==> flow/design.v <==
module ellipse_generator
#(
parameter  int  BITS_RES            = 12,             
parameter  int  BITS_RAD            = BITS_RES - 1,   
parameter  bit  USE_ALTERA_IP       = 0               
)
(
  input logic                        clk,               
  input logic                        reset,             
  input logic                        enable,            
  input logic                        run,               
  input logic         [1:0]          quadrant,          
  input logic                        ellipse_filled,    
  input logic  signed [BITS_RES-1:0] Xc,                
  input logic  signed [BITS_RES-1:0] Yc,                
  input logic  signed [BITS_RES-1:0] Xr,                
  input logic  signed [BITS_RES-1:0] Yr,                
  input logic                        ena_pause,         
  output logic                       busy,              
  output logic signed [BITS_RES:0]   X_coord,           
  output logic signed [BITS_RES:0]   Y_coord,           
  output logic                       pixel_data_rdy,    
  output logic                       ellipse_complete   
);
logic               draw_line ;
logic        [1:0]  quadrant_latch ;     
logic        [3:0]  sub_function ;     
logic               inv ;     
logic               draw_flat ;     
logic               filled ;     
logic signed   [BITS_RES-1:0]   x ;     
logic signed   [BITS_RES-1:0]   y ;     
logic signed   [BITS_RES-1:0]   xcr ;     
logic signed   [BITS_RES-1:0]   ycr ;     
logic signed   [BITS_RES-1:0]   xrr ;     
logic signed   [BITS_RES-1:0]   yrr ;     
logic signed   [BITS_RAD*3+1:0] p ;     
logic signed   [BITS_RAD*3+1:0] px ;     
logic signed   [BITS_RAD*3+1:0] py ;     
logic unsigned [BITS_RAD*2-1:0] rx2 ;     
logic unsigned [BITS_RAD*2-1:0] ry2 ;     
logic unsigned [BITS_RAD*1-1:0] alu_mult_a ;  
logic unsigned [BITS_RAD*2-1:0] alu_mult_b ;  
logic unsigned [BITS_RAD*3-1:0] alu_mult_y     ;  
logic               pixel_data_rdy_int ;     
logic               busy_int ;     
logic               ena_process ;     
logic               freeze ;     
     always_ff @(posedge clk) if (ena_process) alu_mult_y <= alu_mult_a * alu_mult_b ;
always_comb begin
   pixel_data_rdy = pixel_data_rdy_int && !ena_pause ;  
   busy           = busy_int || run ;                   
   ena_process    = enable && !(ena_pause && pixel_data_rdy_int);
end
always_ff @( posedge clk or posedge reset ) begin
   if ( reset ) begin
      draw_line          <= 1'b0  ;
      pixel_data_rdy_int <= 1'b0  ;
      busy_int           <= 1'b0  ;
      ellipse_complete   <= 1'b0  ;
      quadrant_latch     <= 2'b0  ;
      sub_function       <= 4'd0  ;  
      x                  <= 0 ;
      y                  <= 0 ;
      xcr                <= 0 ;
      ycr                <= 0 ;
      xrr                <= 0 ;
      yrr                <= 0 ;
      p                  <= 0 ;
      rx2                <= 0 ;
      ry2                <= 0 ;
      px                 <= 0 ;
      py                 <= 0 ;
      inv                <= 1'b0 ;       
      draw_flat          <= 1'b0 ;
      filled             <= 1'b0 ;
      freeze             <= 1'b0 ;
      X_coord            <= (BITS_RES)'(0);
      Y_coord            <= (BITS_RES)'(0);
      alu_mult_a         <= (BITS_RAD*1)'(0);
      alu_mult_b         <= (BITS_RAD*2)'(0);
   end
   else if ( ena_process  ) begin 
if (!freeze) begin
  if (inv==0) begin
    case ( quadrant_latch )
      4'd0 : begin
             X_coord    <=  xcr + x;
             Y_coord    <=  ycr + y;
             end
      4'd1 : begin
             X_coord    <=  xcr - x;
             Y_coord    <=  ycr + y;
             end
      4'd2 : begin
             X_coord    <=  xcr + x;
             Y_coord    <=  ycr - y;
             end
      4'd3 : begin
             X_coord    <=  xcr - x;
             Y_coord    <=  ycr - y;
             end
      endcase
  end else begin
  case ( quadrant_latch )
      4'd0 : begin
             Y_coord    <=  xcr + x;
             X_coord    <=  ycr + y;
             end
      4'd1 : begin
             Y_coord    <=  xcr + x;
             X_coord    <=  ycr - y;
             end
      4'd2 : begin
             Y_coord    <=  xcr - x;
             X_coord    <=  ycr + y;
             end
      4'd3 : begin
             Y_coord    <=  xcr - x;
             X_coord    <=  ycr - y;
             end
      endcase
  end
end else begin   
  if (((X_coord==xcr)&& !inv) || ((X_coord==ycr)&& inv) )  freeze     <= 1'b0;            
  if (((X_coord>xcr)&& !inv)  || ((X_coord>ycr)&& inv)  )  X_coord    <= X_coord - 1'b1;  
  if (((X_coord<xcr)&& !inv)  || ((X_coord<ycr)&& inv)  )  X_coord    <= X_coord + 1'b1;  
end
casez ( sub_function )
    4'd0 : begin  
      if ( run ) begin   
         quadrant_latch <= quadrant ;  
         if ( ( Xr == 0 ) && ( Yr == 0 ) ) begin  
            x                  <= 0    ;  
            y                  <= 0    ;  
            pixel_data_rdy_int <= 1'b0  ;  
            ellipse_complete   <= 1'b0  ;  
            sub_function       <= 4'd9  ;  
            draw_line          <= 1'b1  ;  
            busy_int           <= 1'b1  ;  
            xcr       <= Xc ;  
            ycr       <= Yc ;
            xrr       <= 0 ;
            yrr       <= 0 ;
            inv       <= 1'b0 ;
            draw_flat <= 1'b0 ;
            freeze    <= 1'b0 ;
         end
         else begin  
            sub_function       <= sub_function + 1'd1  ;  
            draw_line          <= 1'b1  ;  
            busy_int           <= 1'b1  ;  
            pixel_data_rdy_int <= 1'b0  ;  
            ellipse_complete   <= 1'b0  ;  
            xcr       <= Xc ;  
            ycr       <= Yc ;
            xrr       <= Xr ;
            yrr       <= Yr ;
            inv       <= 1'b0 ;
            draw_flat <= 1'b0 ;
            filled    <= ellipse_filled ;
            freeze    <= 1'b0 ;
         end  
      end  
    end  
    4'd1 : begin  
     alu_mult_a[BITS_RAD*1-1:0]          <= xrr[BITS_RAD-1:0] ;
     alu_mult_b[BITS_RAD*1-1:0]          <= xrr[BITS_RAD-1:0] ;
     alu_mult_b[BITS_RAD*2-1:BITS_RAD*1] <= 0     ;
     x                                   <= 0     ;
     y                                   <= yrr   ;
     draw_flat                           <= 1'b0  ;
     p                                   <= 0     ;
     sub_function                        <= sub_function + 1'd1  ;  
    end
    4'd2 : begin  
     alu_mult_a[BITS_RAD*1-1:0]          <= yrr[BITS_RAD-1:0] ;
     alu_mult_b[BITS_RAD*1-1:0]          <= yrr[BITS_RAD-1:0] ;
     alu_mult_b[BITS_RAD*2-1:BITS_RAD*1] <= 0     ;
     sub_function                        <= sub_function + 1'd1  ;  
    end
    4'd3 : begin  
     rx2[BITS_RAD*2-1:0]                <= alu_mult_y[BITS_RAD*2-1:0] ;  
     alu_mult_a[BITS_RAD*1-1:0]          <= yrr[BITS_RAD-1:0] ;
     alu_mult_b[BITS_RAD*2-1:0]          <= alu_mult_y[BITS_RAD*2-1:0] ;
     ry2                                 <= (BITS_RAD*2)'((alu_mult_y[BITS_RAD*2-1:0] + 2) >> 2) ;  
     px                                  <= 0     ;                                  
     sub_function                        <= sub_function + 1'd1  ;                   
    end
    4'd4 : begin  
     px                                 <= px + ry2 ;  
     ry2[BITS_RAD*2-1:0]                <= alu_mult_y[BITS_RAD*2-1:0] ;  
     sub_function                       <= sub_function + 1'd1  ;  
    end
    4'd5 : begin  
     px                                 <= px + ry2 - alu_mult_y[BITS_RAD*3-1:0] ;  
     py                                 <= (alu_mult_y[((BITS_RAD)*3-1):0]) << 1 ;  
     sub_function                       <= sub_function + 1'd1  ;  
    end
    4'd6 : begin  
     p                                  <= px  ;  
     px                                 <= 0;
              if (xrr<2) sub_function   <= sub_function + 2'd2  ;  
              else       sub_function   <= sub_function + 1'd1  ;  
    end
    4'd7 : begin  
  if (!freeze) begin
       if (px <= py) begin   
                     pixel_data_rdy_int <= 1'b1  ;  
		             x                  <= x + 1'd1 ;
		             px                 <= px + (ry2<<1);
                     if (inv && filled) freeze <= 1'b1;    
		             if (p <= 0) begin
	                             p  <= p + ry2 + (px + (ry2<<1)) ;
		                         end else begin
		                         if (!inv && filled)  freeze <= 1'b1;      
                                 y  <= y - 1'd1;
                                 py <= py - (rx2<<1);
                                 p  <= p + ry2 + (px + (ry2<<1)) - (py - (rx2<<1)) ;
                                 end
       end else begin  
          pixel_data_rdy_int <= 1'b0  ;                 
          sub_function       <= sub_function + 1'd1  ;  
       end
   end  
    end  
    4'd8 : begin  
if (!freeze) begin
if (((y<2) || draw_flat) && x <= xrr ) begin  
    draw_flat          <= 1'b1 ;       
    y                  <= 0        ;   
              if (draw_flat) begin               
              pixel_data_rdy_int <= 1'b1  ;      
              x                  <= x + 1'd1 ;   
              end
    end else begin
          if (inv) begin
                   pixel_data_rdy_int <= 1'b0  ;  
                   sub_function       <= 4'd0  ;  
                   inv                <= 1'b0  ;  
                   draw_line          <= 1'b0  ;  
                   ellipse_complete   <= 1'b1  ;
                   busy_int           <= 1'b0  ;  
          end else begin
                   pixel_data_rdy_int <= 1'b0  ;  
                   sub_function       <= 4'd1  ;  
                   inv                <= 1'b1  ;  
                   xcr                <= ycr   ;  
                   ycr                <= xcr   ;
                   xrr                <= yrr   ;  
                   yrr                <= xrr   ;
          end
     end  
    end  
    end  
    4'd9 : begin  
            pixel_data_rdy_int <= 1'b1                 ;  
            sub_function       <= sub_function + 1'd1  ;  
    end
    default : begin                 
    sub_function       <= 4'd0  ;   
    draw_line          <= 1'b0  ;   
    pixel_data_rdy_int <= 1'b0  ;  
    sub_function       <= 4'd0  ;  
    ellipse_complete   <= 1'b1  ;
    busy_int           <= 1'b0  ;  
    end
  endcase  
      if (!draw_line && !run ) begin
         pixel_data_rdy_int <= 1'b0 ;  
         ellipse_complete   <= 1'b0 ;  
         busy_int           <= 1'b0 ;  
      end
   end  
end
endmodule
# From RTL to reports: ellipse_generator
# What the tools print for ellipse_generator, step after step.
# Line numbers count from 1 in the design file above.
# Not given: -
# setup
top_module	ellipse_generator
clock_port	clk
lib	sky130hd
corner	tt_025C_1v80

# Word level
# Yosys after proc, flatten, opt, wreduce and memory -nomap, before mapping. Memory bits, and registers merged into a memory's read port (data or address), are not among the register bits. Print and check cells are not counted.
# bits
ram_bits	0
wordCells	266
latch_bits	0
clocked_rd_ports_x_width	0
romBits	0
n_memories	0
ff_bits	327
# op_classes
mul	1
shifts	0
div_mod_pow	0
reduce_logical	69
bitwise	3
add_sub_neg	18
n_eq	35
n_mux	104
n_cmp	9
# op_table
op	n
multiplier 11 x 22 -> 33 bit	1
2-to-1 mux 12 bit	30
2-to-1 mux 35 bit	8
case mux 35 bit (select 4 bit)	1
case mux 35 bit (select 3 bit)	1
case mux 13 bit (select 2 bit)	4
case mux 12 bit (select 4 bit)	2
case mux 12 bit (select 2 bit)	4
adder 35 x 22 -> 35 bit	2
case mux 35 bit (select 2 bit)	1
2-to-1 mux 13 bit	5
case mux 22 bit (select 2 bit)	1
case mux 11 bit (select 2 bit)	2
<= comparator 35 x 1 -> 1 bit (second input constant)	1
adder 35 x 23 -> 35 bit	1
subtractor 35 x 23 -> 35 bit	1
subtractor 35 x 33 -> 35 bit	1
adder 35 bit	1
subtractor 35 bit	1
<= comparator 35 bit	1
case mux 11 bit (select 3 bit)	1
AND reduction 6 bit	5
2-to-1 mux 1 bit	30
2-to-1 mux 4 bit	7
adder 12 x 12 -> 13 bit	2
subtractor 12 x 12 -> 13 bit	2
greater-than comparator 13 x 12 -> 1 bit	2
< comparator 13 x 12 -> 1 bit	2
# Not listed: further kinds 43, cells in them 119.

# Logic depth
# Yosys ltp: most cells in a row. Word level: on the elaborated netlist, between registers, memories and ports. Mapped: between sequential cells and ports; inverters and the memories' decode and read muxes count.
# logic_depth
ltp_word	11
ABC_AREA	0
ltp_mapped	33
mapped_depth_nobuf	33

# Synthesis result
# Yosys stat after the flow's synthesis: flattened, memories mapped to cells. It holds for the ABC_AREA given above (unset counts as 0); a run with the other value may have another netlist.
# by_type
cell	n	area_total_um2
sky130_fd_sc_hd__dfrtp_1	293	7.33E+03
sky130_fd_sc_hd__ha_1	388	4.85E+03
sky130_fd_sc_hd__fa_1	211	4.22E+03
sky130_fd_sc_hd__nand2_1	603	2.26E+03
sky130_fd_sc_hd__o21ai_0	331	1.66E+03
sky130_fd_sc_hd__xnor2_1	181	1585.27
sky130_fd_sc_hd__inv_1	413	1.55E+03
sky130_fd_sc_hd__a21oi_1	303	1.52E+03
sky130_fd_sc_hd__nor2_1	314	1178.63
sky130_fd_sc_hd__edfxtp_1	33	990.95
sky130_fd_sc_hd__a21o_1	105	788.256
sky130_fd_sc_hd__xor2_1	86	753.222
sky130_fd_sc_hd__and2_1	113	706.928
sky130_fd_sc_hd__clkbuf_1	184	690.662
sky130_fd_sc_hd__a31oi_1	85	531.76
sky130_fd_sc_hd__o21a_1	48	360.346
sky130_fd_sc_hd__nand3_1	66	330.317
sky130_fd_sc_hd__nand2b_1	51	319.056
# Other cell types: 91; their cells: 654.
# synth_totals
yosys_area_um2	36904.1
ffs	326
mapped_cells	4462
buf_cells	211

# Path before layout
# Source: OpenSTA report_checks on the synthesized netlist (no wires, ideal clock, input and output delay 20% of the period each), path of least setup slack; recovery checks are left aside. Register names are those of the netlist, which keeps one name where synthesis merged equal registers.
# synth_timing
path_kind	flip-flop to flip-flop
start	register px[1]
end	register p[34]
path_slack_ns	0.900
launch_ns	0.000
path_buffers	0
t_arrival_ns	6.505
driving_pins	34
delay_ns	6.600
tclk_ns	7.5
setup_time_ns	0.095
required_time_ns	7.405
period_less_setup_slack_ns	6.6
# "delay_ns" = arrival - input delay + setup time.
# "driving_pins": output pins that drive a net of the path, with the launching flip-flop's if there is one; two outputs of one cell count as two.
# "period_less_setup_slack_ns" is the clock period less the worst setup slack; recovery checks do not enter. This is arithmetic on one report: input and output delays are still those of the set period (20% each).
# Between the ends stands the longest chain of elaborated cells between them, by number of cells; it is not shown to be the way that was timed. Of several equally long chains one is given.
# Each line given opens the expression or statement behind the cell; cells for indexed reads and writes are added by Yosys, which also makes memories of some case tables.
# At most two assigning lines are given for a register; there are more.
# synth_via
cell_sequence	sky130_fd_sc_hd__dfrtp_1 -> sky130_fd_sc_hd__ha_1 -> sky130_fd_sc_hd__inv_1 -> sky130_fd_sc_hd__fa_1 -> sky130_fd_sc_hd__nand2b_1 -> sky130_fd_sc_hd__a21oi_1 -> sky130_fd_sc_hd__nor2b_1 -> sky130_fd_sc_hd__a21oi_1 -> sky130_fd_sc_hd__a21o_1 -> sky130_fd_sc_hd__a21oi_1 -> sky130_fd_sc_hd__xnor2_1 -> sky130_fd_sc_hd__fa_1 -> sky130_fd_sc_hd__ha_1 -> sky130_fd_sc_hd__and3_1 -> sky130_fd_sc_hd__o311a_1 -> sky130_fd_sc_hd__a211o_1 -> sky130_fd_sc_hd__a21oi_1 -> sky130_fd_sc_hd__o21bai_1 -> sky130_fd_sc_hd__a21oi_1 -> sky130_fd_sc_hd__o21ai_0 -> sky130_fd_sc_hd__xor2_1 -> sky130_fd_sc_hd__ha_1 -> sky130_fd_sc_hd__a21o_1 -> sky130_fd_sc_hd__a21o_1 -> sky130_fd_sc_hd__a2111oi_0 -> sky130_fd_sc_hd__o21ai_0 -> sky130_fd_sc_hd__a221oi_1 -> sky130_fd_sc_hd__o21a_1 -> sky130_fd_sc_hd__o21ai_0 -> sky130_fd_sc_hd__a21oi_1 -> sky130_fd_sc_hd__xnor3_1 -> sky130_fd_sc_hd__nand2_1 -> sky130_fd_sc_hd__xnor2_1 -> sky130_fd_sc_hd__o31ai_1
elab_chain_len	7
cone_cells	10
classes_between	add/sub (3); compare (1); eq/ne (1); mux (4); reduce/logical (1)
# synth_lines
item	line	source
from (decl)	38	logic signed   [BITS_RAD*3+1:0] px ;
from (assign)	191	px                                 <= px + ry2 ;
from (assign)	196	px                                 <= px + ry2 - alu_mult_y[BITS_RAD*3-1:0] ;
adder 35 x 23 -> 35 bit	219	p  <= p + ry2 + (px + (ry2<<1)) - (py - (rx2<<1)) ;
adder 35 bit	219
subtractor 35 bit	219
2-to-1 mux 35 bit	213	if (p <= 0) begin
2-to-1 mux 35 bit	208	if (px <= py) begin
2-to-1 mux 35 bit	207	if (!freeze) begin
case mux 35 bit (select 3 bit)	129	casez ( sub_function )
to (assign)	201	p                                  <= px  ;
to (assign)	214	p <= p + ry2 + (px + (ry2<<1)) ;
to (decl)	37	logic signed   [BITS_RAD*3+1:0] p ;

# Path in the finished layout
# From the final timing report of stored run 1: the path of least setup slack in the routed layout; clock arrival at registers is part of the times.
# layout_timing
path_kind	flip-flop to flip-flop
start	register px[1]
end	register p[34]
launch_ns	0.60
t_arrival_ns	8.26
required_time_ns	12.10
driving_pins	34
tclk_ns	11.6
path_slack_ns	3.84
setup_time_ns	0.09
path_buffers	0
# Between the ends stands the longest chain of elaborated cells between them, by number of cells; it is not shown to be the way that was timed. Of several equally long chains one is given.
# At most two assigning lines are given for a register; there are more.
# layout_via
cell_sequence	sky130_fd_sc_hd__dfrtp_1 -> sky130_fd_sc_hd__ha_1 -> sky130_fd_sc_hd__inv_1 -> sky130_fd_sc_hd__fa_1 -> sky130_fd_sc_hd__nand2b_1 -> sky130_fd_sc_hd__a21oi_1 -> sky130_fd_sc_hd__nor2b_1 -> sky130_fd_sc_hd__a21oi_1 -> sky130_fd_sc_hd__a21o_1 -> sky130_fd_sc_hd__a21oi_1 -> sky130_fd_sc_hd__xnor2_1 -> sky130_fd_sc_hd__fa_1 -> sky130_fd_sc_hd__ha_1 -> sky130_fd_sc_hd__and3_1 -> sky130_fd_sc_hd__o311a_1 -> sky130_fd_sc_hd__a211o_1 -> sky130_fd_sc_hd__a21oi_1 -> sky130_fd_sc_hd__o21bai_1 -> sky130_fd_sc_hd__a21oi_1 -> sky130_fd_sc_hd__o21ai_0 -> sky130_fd_sc_hd__xor2_1 -> sky130_fd_sc_hd__ha_1 -> sky130_fd_sc_hd__a21o_1 -> sky130_fd_sc_hd__a21o_1 -> sky130_fd_sc_hd__a2111oi_0 -> sky130_fd_sc_hd__o21ai_0 -> sky130_fd_sc_hd__a221oi_1 -> sky130_fd_sc_hd__o21a_1 -> sky130_fd_sc_hd__o21ai_0 -> sky130_fd_sc_hd__a21oi_1 -> sky130_fd_sc_hd__xnor3_1 -> sky130_fd_sc_hd__nand2_1 -> sky130_fd_sc_hd__xnor2_1 -> sky130_fd_sc_hd__o31ai_1
elab_chain_len	7
cone_cells	10
classes_between	add/sub (3); compare (1); eq/ne (1); mux (4); reduce/logical (1)
# layout_lines
item	line	source
from (decl)	38	logic signed   [BITS_RAD*3+1:0] px ;
from (assign)	191	px                                 <= px + ry2 ;
from (assign)	196	px                                 <= px + ry2 - alu_mult_y[BITS_RAD*3-1:0] ;
adder 35 x 23 -> 35 bit	219	p  <= p + ry2 + (px + (ry2<<1)) - (py - (rx2<<1)) ;
adder 35 bit	219
subtractor 35 bit	219
2-to-1 mux 35 bit	213	if (p <= 0) begin
2-to-1 mux 35 bit	208	if (px <= py) begin
2-to-1 mux 35 bit	207	if (!freeze) begin
case mux 35 bit (select 3 bit)	129	casez ( sub_function )
to (assign)	201	p                                  <= px  ;
to (assign)	214	p <= p + ry2 + (px + (ry2<<1)) ;
to (decl)	37	logic signed   [BITS_RAD*3+1:0] p ;

# Below are 4 stored runs of the flow (Yosys, OpenROAD; platform sky130hd) on ellipse_generator, each with its settings and what was measured, unordered. Constraints: input delay and output delay 20% of the set period each, output load 0.01 pF.
# By "achievedPeriod_ns" is meant the clock period of the run minus its worst setup slack. This is arithmetic on one report: input and output delays are still those of the set period (20% each).
# "timing.worst_path_ns" is the time allowed to the run's worst setup path (the clock period less input and output delay, where it has them) less its slack. Clock arrival times count: a late capture clock shortens it, a late launch clock lengthens it.
# A setting shown as n/a is not set for that run.
item,stored run 1,stored run 2,stored run 3,stored run 4
CORE_UTILIZATION,40,52,20,20
period_ns,11.6,7.29,6.26,6.26
CAP_MARGIN,20,20,20,20
CORE_MARGIN,2,2,2,8
SLEW_MARGIN,20,20,15,15
ABC_AREA,n/a,n/a,1,0
CORE_ASPECT_RATIO,n/a,n/a,0.54,0.54
GPL_ROUTABILITY_DRIVEN,n/a,n/a,0,1
GPL_TIMING_DRIVEN,n/a,n/a,0,0
CELL_PAD_IN_SITES_DETAIL_PLACEMENT,n/a,n/a,n/a,1
CTS_CLUSTER_DIAMETER,n/a,n/a,n/a,256
HOLD_SLACK_MARGIN,n/a,n/a,n/a,0.11
SETUP_SLACK_MARGIN,n/a,n/a,n/a,1.86
final_hold_ws_ns,0.479,0.483,0.478,0.481
util_pct,43.9,57.6,23.8,26.0
synthesis_area_um2,36904.1,36904.1,41163.2,36904.1
achievedPeriod_ns,7.756,6.992,6.254,7.424
finalCellArea_um2,40157.3,40416.3,48776.8,47561.9
total_die_area_um2,94707.0,73116.2,209636.0,199180.0
fin_tns_ns,0.000,0.000,0.000,-10.333
timing.worst_path_ns,7.76,6.99,6.25,7.42
worst_setup_path_type,flip-flop to flip-flop,flip-flop to flip-flop,flip-flop to flip-flop,flip-flop to flip-flop
setup_worst_slack_ns,3.844,0.298,0.006,-1.164
